==> flow/design.v <==
module flope #(
    parameter int Width = 1
)(
    input logic clk,
    input logic en,
    input logic[Width-1:0] d,
    output logic[Width-1:0] q
);
    always_ff @(posedge clk) begin
        if (en)
            q <= d; 
    end
endmodule
module floper #(
    parameter int Width = 1,
    parameter logic[Width-1:0] ResetValue = 0
)(
    input logic clk,
    input logic reset,
    input logic en,
    input logic[Width-1:0] d,
    output logic[Width-1:0] q
);
    always_ff @(posedge clk or posedge reset) begin
        if (reset)
            q <= ResetValue;
        else if (en)
            q <= d; 
    end
endmodule
module flopr #(
    parameter int Width = 1,
    parameter logic[Width-1:0] ResetValue = 0
)(
    input logic clk,
    input logic reset,
    input logic[Width-1:0] d,
    output logic[Width-1:0] q
);
    always_ff @(posedge clk or posedge reset) begin
        if (reset)
            q <= ResetValue;
        else
            q <= d; 
    end
endmodule
module mux2 #(
    parameter int Width = 1
)(
    input logic[Width-1:0] a0,
    input logic[Width-1:0] a1,
    input logic sel,
    output logic[Width-1:0] y
);
    assign y = sel ? a1 : a0;
endmodule
module mux4 #(
    parameter int Width = 1
)(
    input logic[Width-1:0] a0,
    input logic[Width-1:0] a1,
    input logic[Width-1:0] a2,
    input logic[Width-1:0] a3,
    input logic[1:0] sel,
    output logic[Width-1:0] y
);
    always_comb
        case (sel)
            2'h0: y = a0;
            2'h1: y = a1;
            2'h2: y = a2;
            2'h3: y = a3;
        endcase
endmodule
module controller(
    input logic[6:0] opcode,
    input logic[2:0] funct3,
    input logic funct75,
    output logic[1:0] rs_valid,
    output logic rd_valid,
    output logic[2:0] imm_sel,
    output logic[1:0] src_sel,
    output logic[3:0] alsu_func,
    output logic[1:0] exec_sel,
    output logic jump_d,
    output logic[2:0] flow_ctrl,
    output logic mem_write,
    output logic mem_read,
    output logic[2:0] mem_size,
    output logic system
);
    logic is_shift;
    logic[17:0] controls;
    assign is_shift = funct3[1:0] == 2'b01;
    assign mem_write = (opcode == 7'b01_000_11);
    assign mem_read = (opcode == 7'b00_000_11);
    assign mem_size = funct3;
    assign {rs_valid, rd_valid, imm_sel, src_sel, alsu_func, exec_sel, jump_d, flow_ctrl} = controls;
    always_comb begin
        system = 0;
        case (opcode)
            7'b00_100_11:
                if (is_shift) controls = {3'b01_1,  3'b000, 2'b10, {funct75, funct3},  2'b00, 4'b0000  };
                else          controls = {3'b01_1,  3'b000, 2'b10, {1'b0, funct3},   2'b00, 4'b0000  };
            7'b01_100_11:       controls = {3'b11_1, 3'b000, 2'b00, {funct75, funct3},  2'b00, 4'b0000  };
            7'b01_101_11:      controls = {3'b00_1,   3'b010, 2'b00,  4'b0000,    2'b01,  4'b0000  };
            7'b00_101_11:    controls = {3'b00_1,   3'b010, 2'b11, 4'b0000,  2'b00, 4'b0000  };
            7'b00_000_11:     controls = {3'b01_1,  3'b000, 2'b10, 4'b0000,  2'b00, 4'b0000  };
            7'b01_000_11:    controls = {3'b11_0,  3'b001, 2'b10, 4'b0000,  2'b00, 4'b0000  };
            7'b11_011_11:      controls = {3'b00_1,   3'b100, 2'b00,  4'b0000,    2'b10,  4'b1000 };
            7'b11_001_11:     controls = {3'b01_1,  3'b000, 2'b10, 4'b0000,  2'b10,  4'b0100 };
            7'b11_000_11:
                case (funct3)
                    3'b000:     controls = {3'b11_0,  3'b101, 2'b00, 4'b1000,  2'b00,    4'b0010 };
                    3'b001:     controls = {3'b11_0,  3'b101, 2'b00, 4'b1000,  2'b00,    4'b0011};
                    3'b100:     controls = {3'b11_0,  3'b101, 2'b00, 4'b0010,  2'b00,    4'b0011};
                    3'b101:     controls = {3'b11_0,  3'b101, 2'b00, 4'b0010,  2'b00,    4'b0010 };
                    3'b110:    controls = {3'b11_0,  3'b101, 2'b00, 4'b0011, 2'b00,    4'b0011};
                    3'b111:    controls = {3'b11_0,  3'b101, 2'b00, 4'b0011, 2'b00,    4'b0010 };
                    default:  controls = {3'b00_0,   3'b000, 2'b00,  4'b0000,    2'b00,    4'b0000  };
                endcase
            7'b00_011_11:     controls = {3'b00_0,   3'b000, 2'b00,  4'b0000,    2'b00,    4'b0000  };
            7'b11_100_11: begin
                system = 1;   controls = {3'b00_0,   3'b000, 2'b00,  4'b0000,    2'b00,    4'b0000  };
            end
            default: begin
                system = 1;   controls = {3'b00_0,   3'b000, 2'b00,  4'b0000,    2'b00,    4'b0000  };
            end
        endcase
    end
endmodule
module decode_stage(
    input logic clk,
    input logic halted,
    input logic[31:0] instr_d,
    input logic[31:0] pc_d,
    output logic[2:0] mem_size_d,
    output logic mem_write_d,
    output logic mem_read_d,
    output logic rd_valid_d,
    output logic[1:0] exec_sel_d,
    output logic[2:0] flow_ctrl_d,
    output logic[3:0] alsu_func_d,
    output logic[1:0] src_sel_d,
    output logic[3:0] fwd_sel_d,
    output logic[4:0] rd_d,
    output logic[31:0] reg_a_d,
    output logic[31:0] reg_b_d,
    output logic[31:0] imm_d,
    output logic[31:0] pc_imm_d,
    output logic jump_d,
    input logic[4:0] rd_w,
    input logic rd_valid_w,
    input logic[31:0] reg_d_w,
    input logic[4:0] rd_e,
    input logic rd_valid_e,
    input logic[4:0] rd_m,
    input logic rd_valid_m,
    input logic mem_read_e,
    output logic stall,
    input logic flush,
    output logic system
);
    logic[4:0] rs1;
    logic[4:0] rs2;
    logic[2:0] imm_sel;
    logic[1:0] rs_valid;
    logic mem_write_pre;
    logic mem_read_pre;
    logic rd_valid_pre;
    logic[2:0] flow_ctrl_pre;
    decomposer decomposer(instr_d, rd_d, rs1, rs2);
    reg_file reg_file(
        .clk(clk),
        .a1(rs1),
        .rd1(reg_a_d),
        .a2(rs2),
        .rd2(reg_b_d),
        .a3(rd_w),
        .wd3(reg_d_w),
        .we3(~halted & rd_valid_w)
    );
    imm_dec imm_dec(instr_d, imm_sel, imm_d);
    pc_imm_adder pc_imm_adder(pc_d, imm_d, pc_imm_d);
    logic system_pre;
    controller controller(
        .opcode(instr_d[6:0]),
        .funct3(instr_d[14:12]),
        .funct75(instr_d[30]),
        .rs_valid(rs_valid),
        .rd_valid(rd_valid_pre),
        .imm_sel(imm_sel),
        .src_sel(src_sel_d),
        .alsu_func(alsu_func_d),
        .exec_sel(exec_sel_d),
        .jump_d(jump_d),
        .flow_ctrl(flow_ctrl_pre),
        .mem_write(mem_write_pre),
        .mem_read(mem_read_pre),
        .mem_size(mem_size_d),
        .system(system_pre)
    );
    hazard_unit hazard_unit(
        .rs1(rs1),
        .rs2(rs2),
        .rs_valid(rs_valid),
        .rd_e(rd_e),
        .rd_valid_e(rd_valid_e),
        .rd_m(rd_m),
        .rd_valid_m(rd_valid_m),
        .mem_read_e(mem_read_e),
        .fwd_sel(fwd_sel_d),
        .stall(stall)
    );
    assign system = system_pre & ~flush;
    mux2 #(6) nop_mask(
        {mem_read_pre, mem_write_pre, rd_valid_pre, flow_ctrl_pre},
        6'd0,
        stall | flush,
        {mem_read_d, mem_write_d, rd_valid_d, flow_ctrl_d}
    );
endmodule
module decomposer(
    input logic[31:0] instr,
    output logic[4:0] rd,
    output logic[4:0] rs1,
    output logic[4:0] rs2
);
    assign rd = instr[11:7];
    assign rs1 = instr[19:15];
    assign rs2 = instr[24:20];
endmodule
module hazard_unit(
    input logic[4:0] rs1,
    input logic[4:0] rs2,
    input logic[1:0] rs_valid,
    input logic[4:0] rd_e,
    input logic rd_valid_e,
    input logic[4:0] rd_m,
    input logic rd_valid_m,
    input logic mem_read_e,
    output logic[3:0] fwd_sel,
    output logic stall
);
    always_comb begin
        fwd_sel = 4'b0000;
        stall = 1'b0;
        if (rd_valid_e & rd_e != 5'd0) begin
            fwd_sel[0] = rs_valid[0] & (rs1 == rd_e);
            fwd_sel[1] = rs_valid[1] & (rs2 == rd_e);
            stall = mem_read_e & (fwd_sel[0] | fwd_sel[1]);
        end
        if (rd_valid_m & rd_m != 5'd0) begin
            fwd_sel[2] = rs_valid[0] & (rs1 == rd_m);
            fwd_sel[3] = rs_valid[1] & (rs2 == rd_m);
        end
    end
endmodule
module imm_dec(
    input logic[31:0] instr,
    input logic[2:0] imm_sel,
    output logic[31:0] imm
);
    logic sign;
    assign sign = instr[31];
    always_comb
        case (imm_sel)
            3'b000: imm = { {20{sign}}, instr[31:20] };                                  
            3'b001: imm = { {20{sign}}, instr[31:25], instr[11:7] };                     
            3'b010: imm = { instr[31:12], 12'h0 };                                       
            3'b100: imm = { {12{sign}}, instr[19:12], instr[20], instr[30:21], 1'b0 };   
            3'b101: imm = { {20{sign}}, instr[7], instr[30:25], instr[11:8], 1'b0 };     
            default: imm = 32'h0;
        endcase
endmodule
module pc_imm_adder(
    input logic[31:0] pc,
    input logic[31:0] imm,
    output logic[31:0] pc_imm
);
    assign pc_imm = pc + imm;
endmodule
module reg_file(
    input logic clk,
    input logic[4:0] a1,
    output logic[31:0] rd1,
    input logic[4:0] a2,
    output logic[31:0] rd2,
    input logic[4:0] a3,
    input logic[31:0] wd3,
    input logic we3
);
    logic[31:0] regs[32];
    always_ff @(posedge clk) begin
        if (we3 && a3 != 5'h0)
            regs[a3] <= wd3;
    end
    assign rd1 = (a1 == 5'h0) ? 32'h0 : ((we3 && a1 == a3) ? wd3 : regs[a1]);
    assign rd2 = (a2 == 5'h0) ? 32'h0 : ((we3 && a2 == a3) ? wd3 : regs[a2]);
endmodule
module alsu(
    input logic[31:0] a,
    input logic[31:0] b,
    input logic[3:0] f,
    output logic[31:0] s,
    output logic zero
);
    logic sub_en;
    logic[31:0] bb, sum, xor_res, or_res, and_res, shift_res;
    logic an, bn, sn, slt;
    assign sub_en = f[3] | f[1];
    assign bb = {32{sub_en}} ^ b;
    assign sum = a + bb + sub_en;
    assign xor_res = a ^ b;
    assign or_res = a | b;
    assign and_res = a & b;
    assign an = a[31];
    assign bn = b[31];
    assign sn = sum[31];
    always_comb
        case ({an, bn})
            2'b00: slt = sn;
            2'b01: slt = f[0];
            2'b10: slt = ~f[0];
            2'b11: slt = sn;
        endcase
    shifter shifter(a, b[4:0], f[3:2], shift_res);    
    always_comb
        case (f[2:0])
            3'b000: s = sum;
            3'b001: s = shift_res;
            3'b010: s = {31'h0, slt};
            3'b011: s = {31'h0, slt};
            3'b100: s = xor_res;
            3'b101: s = shift_res;
            3'b110: s = or_res;
            3'b111: s = and_res;
        endcase
    assign zero = ~|s;
endmodule
module execute_stage(
    input logic[1:0] exec_sel_e,
    input logic[2:0] flow_ctrl_e,
    input logic[3:0] alsu_func_e,
    input logic[1:0] src_sel_e,
    input logic[3:0] fwd_sel_e,
    input logic[31:0] reg_a_e,
    input logic[31:0] reg_b_e,
    input logic[31:0] imm_e,
    input logic[31:0] pc_e,
    input logic[31:0] pc4_e,
    output logic[31:0] exec_res_e,
    output logic[31:0] fwd_b_e,
    output logic[1:0] pc_sel_e,
    output logic[31:0] alsu_res_e,
    input logic[31:0] exec_res_m,
    input logic[31:0] reg_d_w,
    output logic flush
);
    logic[31:0] fwd_a;
    logic[31:0] fwd_b;
    logic[31:0] src_a;
    logic[31:0] src_b;
    logic zero;
    fwd_mux fwd_mux(reg_a_e, reg_b_e, exec_res_m, reg_d_w, fwd_sel_e, fwd_a, fwd_b);
    src_mux src_mux(fwd_a, fwd_b, pc_e, imm_e, src_sel_e, src_a, src_b);
    assign fwd_b_e = fwd_b;
    alsu alsu(src_a, src_b, alsu_func_e, alsu_res_e, zero);
    flow_control flow_control(zero, flow_ctrl_e, pc_sel_e, flush);
    mux4 #(32) exec_mux(alsu_res_e, imm_e, pc4_e, pc4_e, exec_sel_e, exec_res_e);
endmodule
module flow_control(
    input logic zero,
    input logic[2:0] flow_ctrl,
    output logic[1:0] pc_sel_e,
    output logic flush
);
    logic branch_cond, branch_taken;
    assign branch_cond = zero ^ flow_ctrl[0];
    assign branch_taken = branch_cond & flow_ctrl[1];
    assign pc_sel_e = {flow_ctrl[2], branch_taken};
    assign flush = branch_taken | flow_ctrl[2];
endmodule
module fwd_mux(
    input logic[31:0] reg_a,
    input logic[31:0] reg_b,
    input logic[31:0] exec_res_m,
    input logic[31:0] reg_d_w,
    input logic[3:0] fwd_sel,
    output logic[31:0] fwd_a,
    output logic[31:0] fwd_b
);
    assign fwd_a = fwd_sel[0] ? exec_res_m : (fwd_sel[2] ? reg_d_w : reg_a);
    assign fwd_b = fwd_sel[1] ? exec_res_m : (fwd_sel[3] ? reg_d_w : reg_b);
endmodule
module shifter (
    input logic[31:0] a,
    input logic[4:0] shamt,
    input logic[1:0] f,
    output logic[31:0] y
);
    logic[63:0] bc;
    logic[4:0] k;
    logic[47:0] d4;
    logic[39:0] d3;
    logic[35:0] d2;
    logic[33:0] d1;
    logic[32:0] d0;
    always_comb
        case (f)
            2'b00: bc = {a, 32'h0};
            2'b01: bc = {32'h0, a};
            2'b10: bc = {a, 32'h0};
            2'b11: bc = {{32{a[31]}}, a};
        endcase
    assign k = {5{~f[0]}} ^ shamt;
    assign d4 = k[4] ? bc[63:16] : bc[47:0];
    assign d3 = k[3] ? d4[47:8] : d4[39:0];
    assign d2 = k[2] ? d3[39:4] : d3[35:0];
    assign d1 = k[1] ? d2[35:2] : d2[33:0];
    assign d0 = k[0] ? d1[33:1] : d1[32:0];
    assign y = f[0] ? d0[31:0] : d0[32:1];
endmodule
module src_mux(
    input logic[31:0] fwd_a,
    input logic[31:0] fwd_b,
    input logic[31:0] pc,
    input logic[31:0] imm,
    input logic[1:0] src_sel,
    output logic[31:0] src_a,
    output logic[31:0] src_b
);
    assign src_a = src_sel[0] ? pc : fwd_a;
    assign src_b = src_sel[1] ? imm : fwd_b;
endmodule
module fetch_stage #(
    parameter logic[31:0] BootVector = 32'h0000_0000
)(
    input logic clk,
    input logic reset,
    input logic halted,
    output logic[31:0] i_addr,
    input logic[31:0] i_data,
    output logic[31:0] instr_f,
    output logic[31:0] pc_f,
    output logic[31:0] pc4_f,
    input logic[31:0] pc_imm_d,
    input logic[31:0] pc_imm_e,
    input logic[31:0] alsu_res_e,
    input logic jump_d,
    input logic[1:0] pc_sel_e,
    input logic stall,
    input logic flush,
    output logic misaligned_pc
);
    logic[31:0] pc1;
    logic[31:0] pc2;
    logic[31:0] pc3;
    floper #(32, BootVector) pc_reg(clk, reset, ~halted & ~stall, pc1, pc_f);
    pc4_adder pc4_adder(pc_f, pc4_f);
    mux2 #(32) pc_mux_d(pc4_f, pc_imm_d, jump_d, pc3);
    mux4 #(32) pc_mux_e(pc3, pc_imm_e, alsu_res_e, alsu_res_e, pc_sel_e, pc2);
    pc_mask pc_mask(pc2, pc1, misaligned_pc);
    assign i_addr = pc_f;
    mux2 #(32) instr_mux(i_data, 32'b000000000000_00000_000_00000_0010011, flush | jump_d, instr_f);
endmodule
module pc4_adder(
    input logic[31:0] pc,
    output logic[31:0] pc4
);
    assign pc4 = pc + 4;
endmodule
module pc_mask(
    input logic[31:0] pc2,
    output logic[31:0] pc1,
    output logic misaligned_pc
);
    assign pc1 = {pc2[31:2], 2'b0};
    assign misaligned_pc = pc2[1];
endmodule
module halt_ctrl(
    input logic clk,
    input logic reset,
    input logic system,
    input logic misaligned_pc,
    input logic misaligned_addr,
    input logic unhalt,
    output logic halted
);
    logic halt_set;
    always_ff @(posedge clk or posedge reset) begin
        if (reset)
            halted <= 0;
        else begin
            if (unhalt)
                halted <= 0;
            else if (halt_set)
                halted <= 1;
        end
    end
    assign halt_set = system | misaligned_pc | misaligned_addr;
endmodule
module addr_dec(
    input logic[31:0] addr,
    output logic[1:0] byte_offset,
    output logic[31:0] word_addr
);
    assign byte_offset = addr[1:0];
    assign word_addr = {addr[31:2], 2'b00};
endmodule
module dmem_ctrl(
    input logic[31:0] a,
    input logic[31:0] wd,
    output logic[31:0] rd,
    input logic mem_write,
    input logic[2:0] mem_size,
    output logic[31:0] d_addr,
    output logic[31:0] d_wdata,
    output logic[3:0] d_wstrb,
    input logic[31:0] d_rdata,
    output logic misaligned_addr
);
    logic[1:0] byte_offset;
    logic[3:0] lanes;
    addr_dec addr_dec(a, byte_offset, d_addr);
    lane_dec lane_dec(byte_offset, mem_size, lanes);
    write_shifter write_shifter(wd, lanes, d_wdata);
    read_shifter read_shifter(d_rdata, lanes, mem_size[2], rd);
    assign d_wstrb = lanes & {4{mem_write}};
    assign misaligned_addr = (lanes == 4'h0);
endmodule
module lane_dec(
    input logic[1:0] byte_offset,
    input logic[2:0] mem_size,
    output logic[3:0] lanes
);
    always_comb begin
        case (mem_size[1:0])
            2'b00:
                case (byte_offset)
                    2'h0: lanes = 4'b0001;
                    2'h1: lanes = 4'b0010;
                    2'h2: lanes = 4'b0100;
                    2'h3: lanes = 4'b1000;
                endcase
            2'b01:
                case (byte_offset)
                    2'h0: lanes = 4'b0011;
                    2'h2: lanes = 4'b1100;
                    default: lanes = 4'b0000;
                endcase
            2'b10:
                lanes = (byte_offset == 2'h0) ? 4'b1111 : 4'b0000;
            default: lanes = 4'b0000;
        endcase
    end
endmodule
module memory_stage(
    input logic halted,
    output logic[31:0] d_addr,
    output logic[31:0] d_wdata,
    output logic[3:0] d_wstrb,
    input logic[31:0] d_rdata,
    input logic[2:0] mem_size_m,
    input logic mem_write_m,
    input logic mem_read_m,
    input logic[31:0] exec_res_m,
    input logic[31:0] fwd_b_m,
    output logic[31:0] reg_d_m,
    output logic misaligned_addr
);
    logic[31:0] mem_res;
    logic mem_op_m;
    logic misaligned_addr_pre;
    dmem_ctrl dmem_ctrl(
        .a(exec_res_m),
        .wd(fwd_b_m),
        .rd(mem_res),
        .mem_write(~halted & mem_write_m),
        .mem_size(mem_size_m),
        .d_addr(d_addr),
        .d_wdata(d_wdata),
        .d_wstrb(d_wstrb),
        .d_rdata(d_rdata),
        .misaligned_addr(misaligned_addr_pre)
    );
    mux2 #(32) mem_mux(exec_res_m, mem_res, mem_read_m, reg_d_m);
    assign mem_op_m = mem_read_m | mem_write_m;
    assign misaligned_addr = misaligned_addr_pre & mem_op_m;
endmodule
module read_shifter(
    input logic[31:0] rdata,
    input logic[3:0] lanes,
    input logic zeroext,
    output logic[31:0] rd
);
    always_comb
        case (lanes)
            4'b0001: rd = zeroext ? {24'h0, rdata[7:0]}   : {{24{rdata[7]}},  rdata[7:0]};
            4'b0010: rd = zeroext ? {24'h0, rdata[15:8]}  : {{24{rdata[15]}}, rdata[15:8]};
            4'b0100: rd = zeroext ? {24'h0, rdata[23:16]} : {{24{rdata[23]}}, rdata[23:16]};
            4'b1000: rd = zeroext ? {24'h0, rdata[31:24]} : {{24{rdata[31]}}, rdata[31:24]};
            4'b0011: rd = zeroext ? {16'h0, rdata[15:0]}  : {{16{rdata[15]}}, rdata[15:0]};
            4'b1100: rd = zeroext ? {16'h0, rdata[31:16]} : {{16{rdata[31]}}, rdata[31:16]};
            4'b1111: rd = rdata;
            default: rd = 32'h0;
        endcase
endmodule
module write_shifter(
    input logic[31:0] wd,
    input logic[3:0] lanes,
    output logic[31:0] wdata
);
    always_comb
        casez (lanes)
            4'b??10: wdata = { wd[31:16], wd[7:0], wd[7:0] };
            4'b?100: wdata = { wd[15:0], wd[15:0] };
            4'b1000: wdata = { wd[7:0], wd[23:0] };
            default: wdata = wd;
        endcase
endmodule
module de_reg(
    input logic clk,
    input logic reset,
    input logic halted,
    input logic[2:0] mem_size_d,
    input logic mem_write_d,
    input logic mem_read_d,
    input logic rd_valid_d,
    input logic[1:0] exec_sel_d,
    input logic[2:0] flow_ctrl_d,
    input logic[3:0] alsu_func_d,
    input logic[1:0] src_sel_d,
    input logic[3:0] fwd_sel_d,
    input logic[4:0] rd_d,
    input logic[31:0] reg_a_d,
    input logic[31:0] reg_b_d,
    input logic[31:0] imm_d,
    input logic[31:0] pc_imm_d,
    input logic[31:0] pc_d,
    input logic[31:0] pc4_d,
    output logic[2:0] mem_size_e,
    output logic mem_write_e,
    output logic mem_read_e,
    output logic rd_valid_e,
    output logic[1:0] exec_sel_e,
    output logic[2:0] flow_ctrl_e,
    output logic[3:0] alsu_func_e,
    output logic[1:0] src_sel_e,
    output logic[3:0] fwd_sel_e,
    output logic[4:0] rd_e,
    output logic[31:0] reg_a_e,
    output logic[31:0] reg_b_e,
    output logic[31:0] imm_e,
    output logic[31:0] pc_imm_e,
    output logic[31:0] pc_e,
    output logic[31:0] pc4_e
);
    floper #(6) floper(
        clk, reset, ~halted,
        {mem_read_d, mem_write_d, rd_valid_d, flow_ctrl_d},
        {mem_read_e, mem_write_e, rd_valid_e, flow_ctrl_e}
    );
    flope #(212) flope(
        clk, ~halted,
        {mem_size_d, exec_sel_d, alsu_func_d, src_sel_d, fwd_sel_d, rd_d, reg_a_d, reg_b_d, imm_d, pc_imm_d, pc_d, pc4_d},
        {mem_size_e, exec_sel_e, alsu_func_e, src_sel_e, fwd_sel_e, rd_e, reg_a_e, reg_b_e, imm_e, pc_imm_e, pc_e, pc4_e}
    );
endmodule
module em_reg(
    input logic clk,
    input logic reset,
    input logic halted,
    input logic[2:0] mem_size_e,
    input logic mem_write_e,
    input logic mem_read_e,
    input logic rd_valid_e,
    input logic[4:0] rd_e,
    input logic[31:0] exec_res_e,
    input logic[31:0] fwd_b_e,
    output logic[2:0] mem_size_m,
    output logic mem_write_m,
    output logic mem_read_m,
    output logic rd_valid_m,
    output logic[4:0] rd_m,
    output logic[31:0] exec_res_m,
    output logic[31:0] fwd_b_m
);
    floper #(3) floper(
        clk, reset, ~halted,
        {mem_read_e, mem_write_e, rd_valid_e},
        {mem_read_m, mem_write_m, rd_valid_m}
    );
    flope #(72) flope(
        clk, ~halted,
        {mem_size_e, rd_e, exec_res_e, fwd_b_e},
        {mem_size_m, rd_m, exec_res_m, fwd_b_m}
    );
endmodule
module fd_reg(
    input logic clk,
    input logic reset,
    input logic halted,
    input logic stall,
    input logic[31:0] instr_f,
    input logic[31:0] pc_f,
    input logic[31:0] pc4_f,
    output logic[31:0] instr_d,
    output logic[31:0] pc_d,
    output logic[31:0] pc4_d
);
    floper #(32,32'b000000000000_00000_000_00000_0010011) floper(
        clk, reset, ~halted & ~stall,
        instr_f,
        instr_d
    );
    flope #(64) flope(
        clk, ~halted & ~stall,
        {pc_f, pc4_f},
        {pc_d, pc4_d}
    );
endmodule
module mw_reg(
    input logic clk,
    input logic reset,
    input logic halted,
    input logic rd_valid_m,
    input logic[4:0] rd_m,
    input logic[31:0] reg_d_m,
    output logic rd_valid_w,
    output logic[4:0] rd_w,
    output logic[31:0] reg_d_w
);
    floper #(1) floper(
        clk, reset, ~halted,
        rd_valid_m,
        rd_valid_w
    );
    flope #(37) flope(
        clk, ~halted,
        {rd_m, reg_d_m},
        {rd_w, reg_d_w}
    );
endmodule
module riscv #(
    parameter logic[31:0] BootVector = 32'h0000_0000
)(
    input logic clk,
    input logic reset,
    output logic halted,
    input logic unhalt,
    output logic[31:0] i_addr,
    input logic[31:0] i_data,
    output logic[31:0] d_addr,
    output logic[31:0] d_wdata,
    output logic[3:0] d_wstrb,
    input logic[31:0] d_rdata
);
    logic[31:0] instr_f;
    logic[31:0] pc_f;
    logic[31:0] pc4_f;
    logic[31:0] instr_d;
    logic[31:0] pc_d;
    logic[31:0] pc4_d;
    logic[2:0] mem_size_d;
    logic mem_write_d;
    logic mem_read_d;
    logic rd_valid_d;
    logic[1:0] exec_sel_d;
    logic[2:0] flow_ctrl_d;
    logic[3:0] alsu_func_d;
    logic[1:0] src_sel_d;
    logic[3:0] fwd_sel_d;
    logic[4:0] rd_d;
    logic[31:0] reg_a_d;
    logic[31:0] reg_b_d;
    logic[31:0] imm_d;
    logic[31:0] pc_imm_d;
    logic jump_d;
    logic[2:0] mem_size_e;
    logic mem_write_e;
    logic mem_read_e;
    logic rd_valid_e;
    logic[1:0] exec_sel_e;
    logic[2:0] flow_ctrl_e;
    logic[3:0] alsu_func_e;
    logic[1:0] src_sel_e;
    logic[3:0] fwd_sel_e;
    logic[4:0] rd_e;
    logic[31:0] reg_a_e;
    logic[31:0] reg_b_e;
    logic[31:0] imm_e;
    logic[31:0] pc_imm_e;
    logic[31:0] pc_e;
    logic[31:0] pc4_e;
    logic[31:0] exec_res_e;
    logic[31:0] fwd_b_e;
    logic[1:0] pc_sel_e;
    logic[31:0] alsu_res_e;
    logic[2:0] mem_size_m;
    logic mem_write_m;
    logic mem_read_m;
    logic rd_valid_m;
    logic[4:0] rd_m;
    logic[31:0] exec_res_m;
    logic[31:0] fwd_b_m;
    logic[31:0] reg_d_m;
    logic rd_valid_w;
    logic[4:0] rd_w;
    logic[31:0] reg_d_w;
    logic stall;
    logic flush;
    logic system;
    logic misaligned_pc;
    logic misaligned_addr;
    fetch_stage fetch(.*);
    fd_reg fd_reg(.*);
    decode_stage decode(.*);
    de_reg de_reg(.*);
    execute_stage execute(.*);
    em_reg em_reg(.*);
    memory_stage memory(.*);
    mw_reg mw_reg(.*);
    halt_ctrl halt_ctrl(.*);
endmodule
# Reports on riscv

Tool output for the design above, in the order of the flow.
Line numbers count from 1 in the design file above.
Operators carry their Yosys type and port widths (W data, S select, Z words).
Cell names lack the library's common part.
The mark -- stands for no value.

Top module: riscv
Clock port: clk
Standard-cell library: sky130hd
Timing corner: tt_025C_1v80

# Word-level counts

Source: Yosys, flattened and elaborated, memories not mapped. Widths are those after wreduce. Registers that Yosys merges into a memory's read port (data or address) are not register bits. Print and check cells do not count.
Yosys's memory passes give these memory sizes; they may raise the number of words (mostly to a power of two), join words into wider ones and drop unused or constant bits.

Equal/unequal tests: 57
$mul: 0
Add/sub/neg operators: 4
$lt $le $gt $ge: 0
Multiplexer cells: 44
Bitwise logic cells: 33
Div/mod/pow operators: 0
Shift operators: 0
Reductions and logical operators: 28

Operators by type and width:

| cell                    | count |
| $mux W32                | 17 |
| $pmux W32 S3            | 3 |
| $pmux W32 S7            | 1 |
| $pmux W64 S3            | 1 |
| $pmux W32 S6            | 1 |
| $pmux W18 S9            | 1 |
| $pmux W32 S5            | 1 |
| $pmux W18 S6            | 1 |
| $add A32 B32 Y32        | 2 |
| $xor A32 B32 Y32        | 2 |
| $mux W48                | 1 |
| $mux W40                | 1 |
| $mux W36                | 1 |
| $mux W34                | 1 |
| $eq A3 B3 Y1 const B    | 11 |
| $mux W33                | 1 |
| $add A32 B1 Y32         | 1 |
| $add A32 B3 Y32 const B | 1 |
| $and A32 B32 Y32        | 1 |
| $or A32 B32 Y32         | 1 |
| $reduce_or A32 Y1       | 1 |
| $eq A2 B2 Y1 const B    | 12 |
| $eq A7 B6 Y1 const B    | 3 |
| $eq A7 B7 Y1 const B    | 3 |
| $eq A5 B5 Y1            | 4 |
| $pmux W4 S4             | 1 |
| $reduce_bool A5 Y1      | 3 |
| $eq A2 B1 Y1 const B    | 7 |

Other operator kinds: 32; their cells: 82.

Elaborated cells: 179
Flip-flop bits (word level): 390
Bits in latches: 0
RAM bits: 1,024
Memory cells: 1
Memory bits (read-only): 0
Word width x clocked read ports: 64

Memory list:

| memory               | words | width | rd ports | wr ports | line | source |
| decode.reg_file.regs | 32    | 32    | 2        | 1        | 293  | `logic[31:0] regs[32];` |

# Logic depth

Depth = most cells in a row (Yosys ltp): at word level without a register or memory, in the mapped netlist without a sequential cell, where the memories' decode and read muxes count.

Depth in word-level cells: 22
ABC_AREA: 0
Mapped depth: 29

# Synthesis result

Source: synth_stat.txt of the flow (Yosys; design flattened, memories mapped). It holds for the ABC_AREA given above (unset counts as 0); a run with the other value may have another netlist.

Area of sequential cells: 0.0438408 mm^2
Chip area (Yosys): 0.07824 mm^2
Flip-flop cells: 1,472
Mapped cells: 5,268

Cells by type:

| cell     | count | total area (um^2) |
| edfxtp_1 | 1,399 | 4.2E+04 |
| mux4_2   | 642   | 1.45E+04 |
| dfrtp_1  | 70    | 1,751.68 |
| mux2i_1  | 174   | 1,741.67 |
| ha_1     | 126   | 1.58E+03 |
| nor2_1   | 398   | 1.49E+03 |
| a21oi_1  | 252   | 1,261.21 |
| clkbuf_1 | 249   | 934.646 |
| nand2_1  | 244   | 915.878 |
| o21ai_0  | 180   | 900.864 |
| xnor2_1  | 96    | 840.806 |
| mux2_2   | 62    | 698.17 |
| a211oi_1 | 89    | 668.141 |
| buf_4    | 84    | 630.605 |
| inv_1    | 125   | 469.2 |
| xor2_1   | 44    | 385.37 |
| nor3_1   | 76    | 380.365 |
| nand2b_1 | 57    | 356.592 |

Other cell types: 93; their cells: 901.
By module: a second synthesis without flattening, with its own total; a netlist apart from the flattened one above.

Cells (unflattened synthesis): 5,646
Area (unflattened synthesis): 0.0831135 mm^2

Each row is one instance without its submodules.

Modules:

| module             | area (mm^2) | times used | cells | seq. area (mm^2) |
| reg_file           | 0.0478697   | 1          | 2,520 | 0.0307495 |
| flope #(Width=212) | 0.0063661   | 1          | 212   | 0.0063661 |
| alsu               | 0.0046169   | 1          | 684   | 0 |
| shifter            | 0.0042866   | 1          | 612   | 0 |
| flope #(Width=72)  | 0.0021621   | 1          | 72    | 0.0021621 |
| flope #(Width=64)  | 0.0019218   | 1          | 64    | 0.0019218 |
| pc_imm_adder       | 0.0017204   | 1          | 232   | 0 |
| mux2 #(Width=32)   | 0.0005443   | 3          | 36    | 0 |
| mux4 #(Width=32)   | 0.0008145   | 2          | 39    | 0 |
| fwd_mux            | 0.0014264   | 1          | 214   | 0 |
| floper             | 0.0013525   | 1          | 69    | 0.0008045 |
| floper             | 0.0013488   | 1          | 69    | 0.0008008 |
| flope #(Width=37)  | 0.0011111   | 1          | 37    | 0.0011111 |
| src_mux            | 0.0010885   | 1          | 72    | 0 |

Further modules, not shown: 26.

# Path before layout

OpenSTA on the mapped netlist: ideal clock, no wires. The path of least setup slack (recovery checks aside). Input and output delay are each 20% of the period. Register names are those of the netlist, which keeps one name where synthesis merged equal registers.

Kind: register to register
Start: register halt_ctrl.halted
End: register fd_reg.floper.q[10]
Setup time: 0.121 ns
Data arrival time: 11.914 ns
Period: 10.0 ns
Setup slack: -2.035 ns
Stages on the path: 9
Required time: 9.879 ns
Path delay: 12.035 ns
Period reached after synthesis: 12.035 ns

"path delay" is the arrival time less input delay plus setup time.
"stages on the path" counts driving pins, that of a launching flip-flop among them; a cell with two outputs on the path counts twice.
"period reached after synthesis" is the clock period less the worst setup slack; recovery checks do not enter. This is arithmetic on one report: input and output delays are still those of the set period (20% each).
Between the ends stands the longest chain of elaborated cells between them, by number of cells; it is not shown to be the way that was timed. Of several equally long chains one is given.
A line is the first line of the expression or statement that the cell stems from. Yosys adds cells for indexed reads and writes and turns some case tables into memories.
At most two assigning lines are given for a register; there are more.

Path through: dfrtp_1 clkinv_1 o31ai_1 clkinv_1 nand2_1 nor3_2 buf_6 buf_6 a22o_1
Length of the longest elaborated chain: 2
Elaborated cells on any way between the ends: 2
Classes of those cells: logic: 2

RTL lines, path after synthesis:

| what            | line | source |
| start, declared | 488  | `output logic halted` |
| start, assigned | 493  | `halted <= 0;` |
| start, assigned | 496  | `halted <= 0;` |
| $not A1 Y1      | 713  | `clk, reset, ~halted & ~stall,` |
| $and A1 B1 Y1   | 713  |  |
| end, assigned   | 26   | `q <= ResetValue;` |
| end, assigned   | 28   | `q <= d;` |
| end, declared   | 22   | `output logic[Width-1:0] q` |

# Timing after layout

Path of least setup slack in the final report of flow run 1 (OpenROAD, finished layout, wires in). Where an end is a register, its clock arrival counts in the times.

Kind: register to register
Start: register de_reg.flope.q[200]
End: register de_reg.floper.q[0]
Data arrival time: 7.49 ns
Required time: 8.82 ns
Setup time: 0.16 ns
Period: 8.2 ns
Stages on the path: 23
Setup slack: 1.34 ns

Between the ends stands the longest chain of elaborated cells between them, by number of cells; it is not shown to be the way that was timed. Of several equally long chains one is given.

Path through: edfxtp_1 buf_4 mux2_4 o211ai_4 inv_2 buf_4 buf_4 nor3_1 nor3_1 o21ai_0 nand3_1 o21a_1 mux4_2 o2111ai_1 nor4_1 nand4_1 nor4_4 buf_4 mux2i_2 nor3_4 buf_12 nand2b_1 o32ai_1
Length of the longest elaborated chain: 18
Elaborated cells on any way between the ends: 30
RTL lines with such cells: 22
Classes of those cells: add/sub: 2; eq/ne: 3; mux: 12; logic: 9; reduce/logical: 4

RTL lines, path post-layout:

| what                  | line | source |
| start, declared       | 7    | `output logic[Width-1:0] q` |
| start, assigned       | 11   | `q <= d;` |
| $mux W32 (2 in a row) | 394  | `assign fwd_b = fwd_sel[1] ? exec_res_m : (fwd_sel[3] ? reg_d_w : reg_b);` |
| $mux W32              | 434  | `assign src_b = src_sel[1] ? imm : fwd_b;` |
| $xor A5 B5 Y5         | 416  | `assign k = {5{~f[0]}} ^ shamt;` |
| $mux W48              | 417  | `assign d4 = k[4] ? bc[63:16] : bc[47:0];` |
| $mux W40              | 418  | `assign d3 = k[3] ? d4[47:8] : d4[39:0];` |
| $mux W36              | 419  | `assign d2 = k[2] ? d3[39:4] : d3[35:0];` |
| $mux W34              | 420  | `assign d1 = k[1] ? d2[35:2] : d2[33:0];` |
| [... 3 more ...]      | --   |  |
| $reduce_or A32 Y1     | 339  | `assign zero = ~\|s;` |
| $logic_not A1 Y1      | 339  |  |
| $xor A1 B1 Y1         | 379  | `assign branch_cond = zero ^ flow_ctrl[0];` |
| $and A1 B1 Y1         | 380  | `assign branch_taken = branch_cond & flow_ctrl[1];` |
| $or A1 B1 Y1          | 382  | `assign flush = branch_taken \| flow_ctrl[2];` |
| $or A1 B1 Y1          | 219  | `stall \| flush,` |
| $mux W6               | 55   | `assign y = sel ? a1 : a0;` |
| end, assigned         | 26   | `q <= ResetValue;` |
| end, assigned         | 28   | `q <= d;` |
| end, declared         | 22   | `output logic[Width-1:0] q` |

Hand-over note for riscv

Measured data: module riscv, platform sky130hd, 5 stored runs of the flow under differing settings, order arbitrary. Input and output delays are each 20% of the period that was set; the output load is 0.01 pF.
"achieved clock period" is the run's clock period less its worst setup slack. It is reckoned from that one timing run; input and output delays stay at 20% of the period that was set.
"time on the worst setup path" = time allowed to the worst setup path (clock period - input delay - output delay, where it has them) - its slack; a late launch clock adds to it, a late capture clock takes from it.
"power consumption" is the tool's figure for a default switching activity; nothing was simulated.
Among the settings, . means not set for that run.
A result given as . is not shown for that run.

| item                                   | flow run 1           | flow run 2 | flow run 3           | flow run 4           | flow run 5           |
| SETUP_SLACK_MARGIN                     | 1.23                 | .          | .                    | 2.78                 | .                    |
| period_ns                              | 8.2                  | 7.08       | 8.2                  | 10.0                 | 8.2                  |
| CAP_MARGIN                             | 20                   | 20         | 20                   | 20                   | 20                   |
| CORE_MARGIN                            | 2                    | 2          | 2                    | 2                    | 2                    |
| CORE_UTILIZATION                       | 40                   | 64         | 40                   | 40                   | 44                   |
| SLEW_MARGIN                            | 20                   | 20         | 20                   | 40                   | 20                   |
| ABC_AREA                               | .                    | 1          | .                    | .                    | .                    |
| CELL_PAD_IN_SITES_DETAIL_PLACEMENT     | .                    | 0          | .                    | 2                    | .                    |
| CTS_CLUSTER_DIAMETER                   | .                    | 285        | .                    | 191                  | .                    |
| MIN_ROUTING_LAYER                      | .                    | met2       | .                    | .                    | .                    |
| PLACE_DENSITY_LB_ADDON                 | .                    | 0.28       | .                    | .                    | .                    |
| MAX_ROUTING_LAYER                      | .                    | .          | .                    | met4                 | .                    |
| netlist area reported by Yosys (mm^2)  | 0.07824              | .          | 0.07824              | 0.07824              | 0.07824              |
| overall die area (mm^2)                | 0.199152             | .          | 0.199152             | 0.199152             | 0.181208             |
| standard-cell area after layout (mm^2) | 0.0887026            | .          | 0.0883848            | 0.088899             | 0.0881796            |
| final design utilization               | 0.456                | .          | 0.454                | 0.457                | 0.5                  |
| setup slack of the worst path (ns)     | 1.336                | .          | 0.372                | 2.807                | 0.791                |
| sum of negative setup slack (ns)       | 0.000                | .          | 0.000                | 0.000                | 0.000                |
| worst hold slack after layout (ns)     | 0.417                | .          | 0.410                | 0.400                | 0.409                |
| power consumption (µW)                 | 24,478               | .          | 24,288               | 20,588               | 24,245               |
| achieved clock period (ns)             | 6.864                | .          | 7.828                | 7.193                | 7.409                |
| time on the worst setup path (ns)      | 6.86                 | .          | 7.83                 | 7.19                 | 7.41                 |
| worst setup path kind                  | register to register | .          | register to register | register to register | register to register |

Flow run 2: stopped before the end: routing reported GRT-0116

End of note.
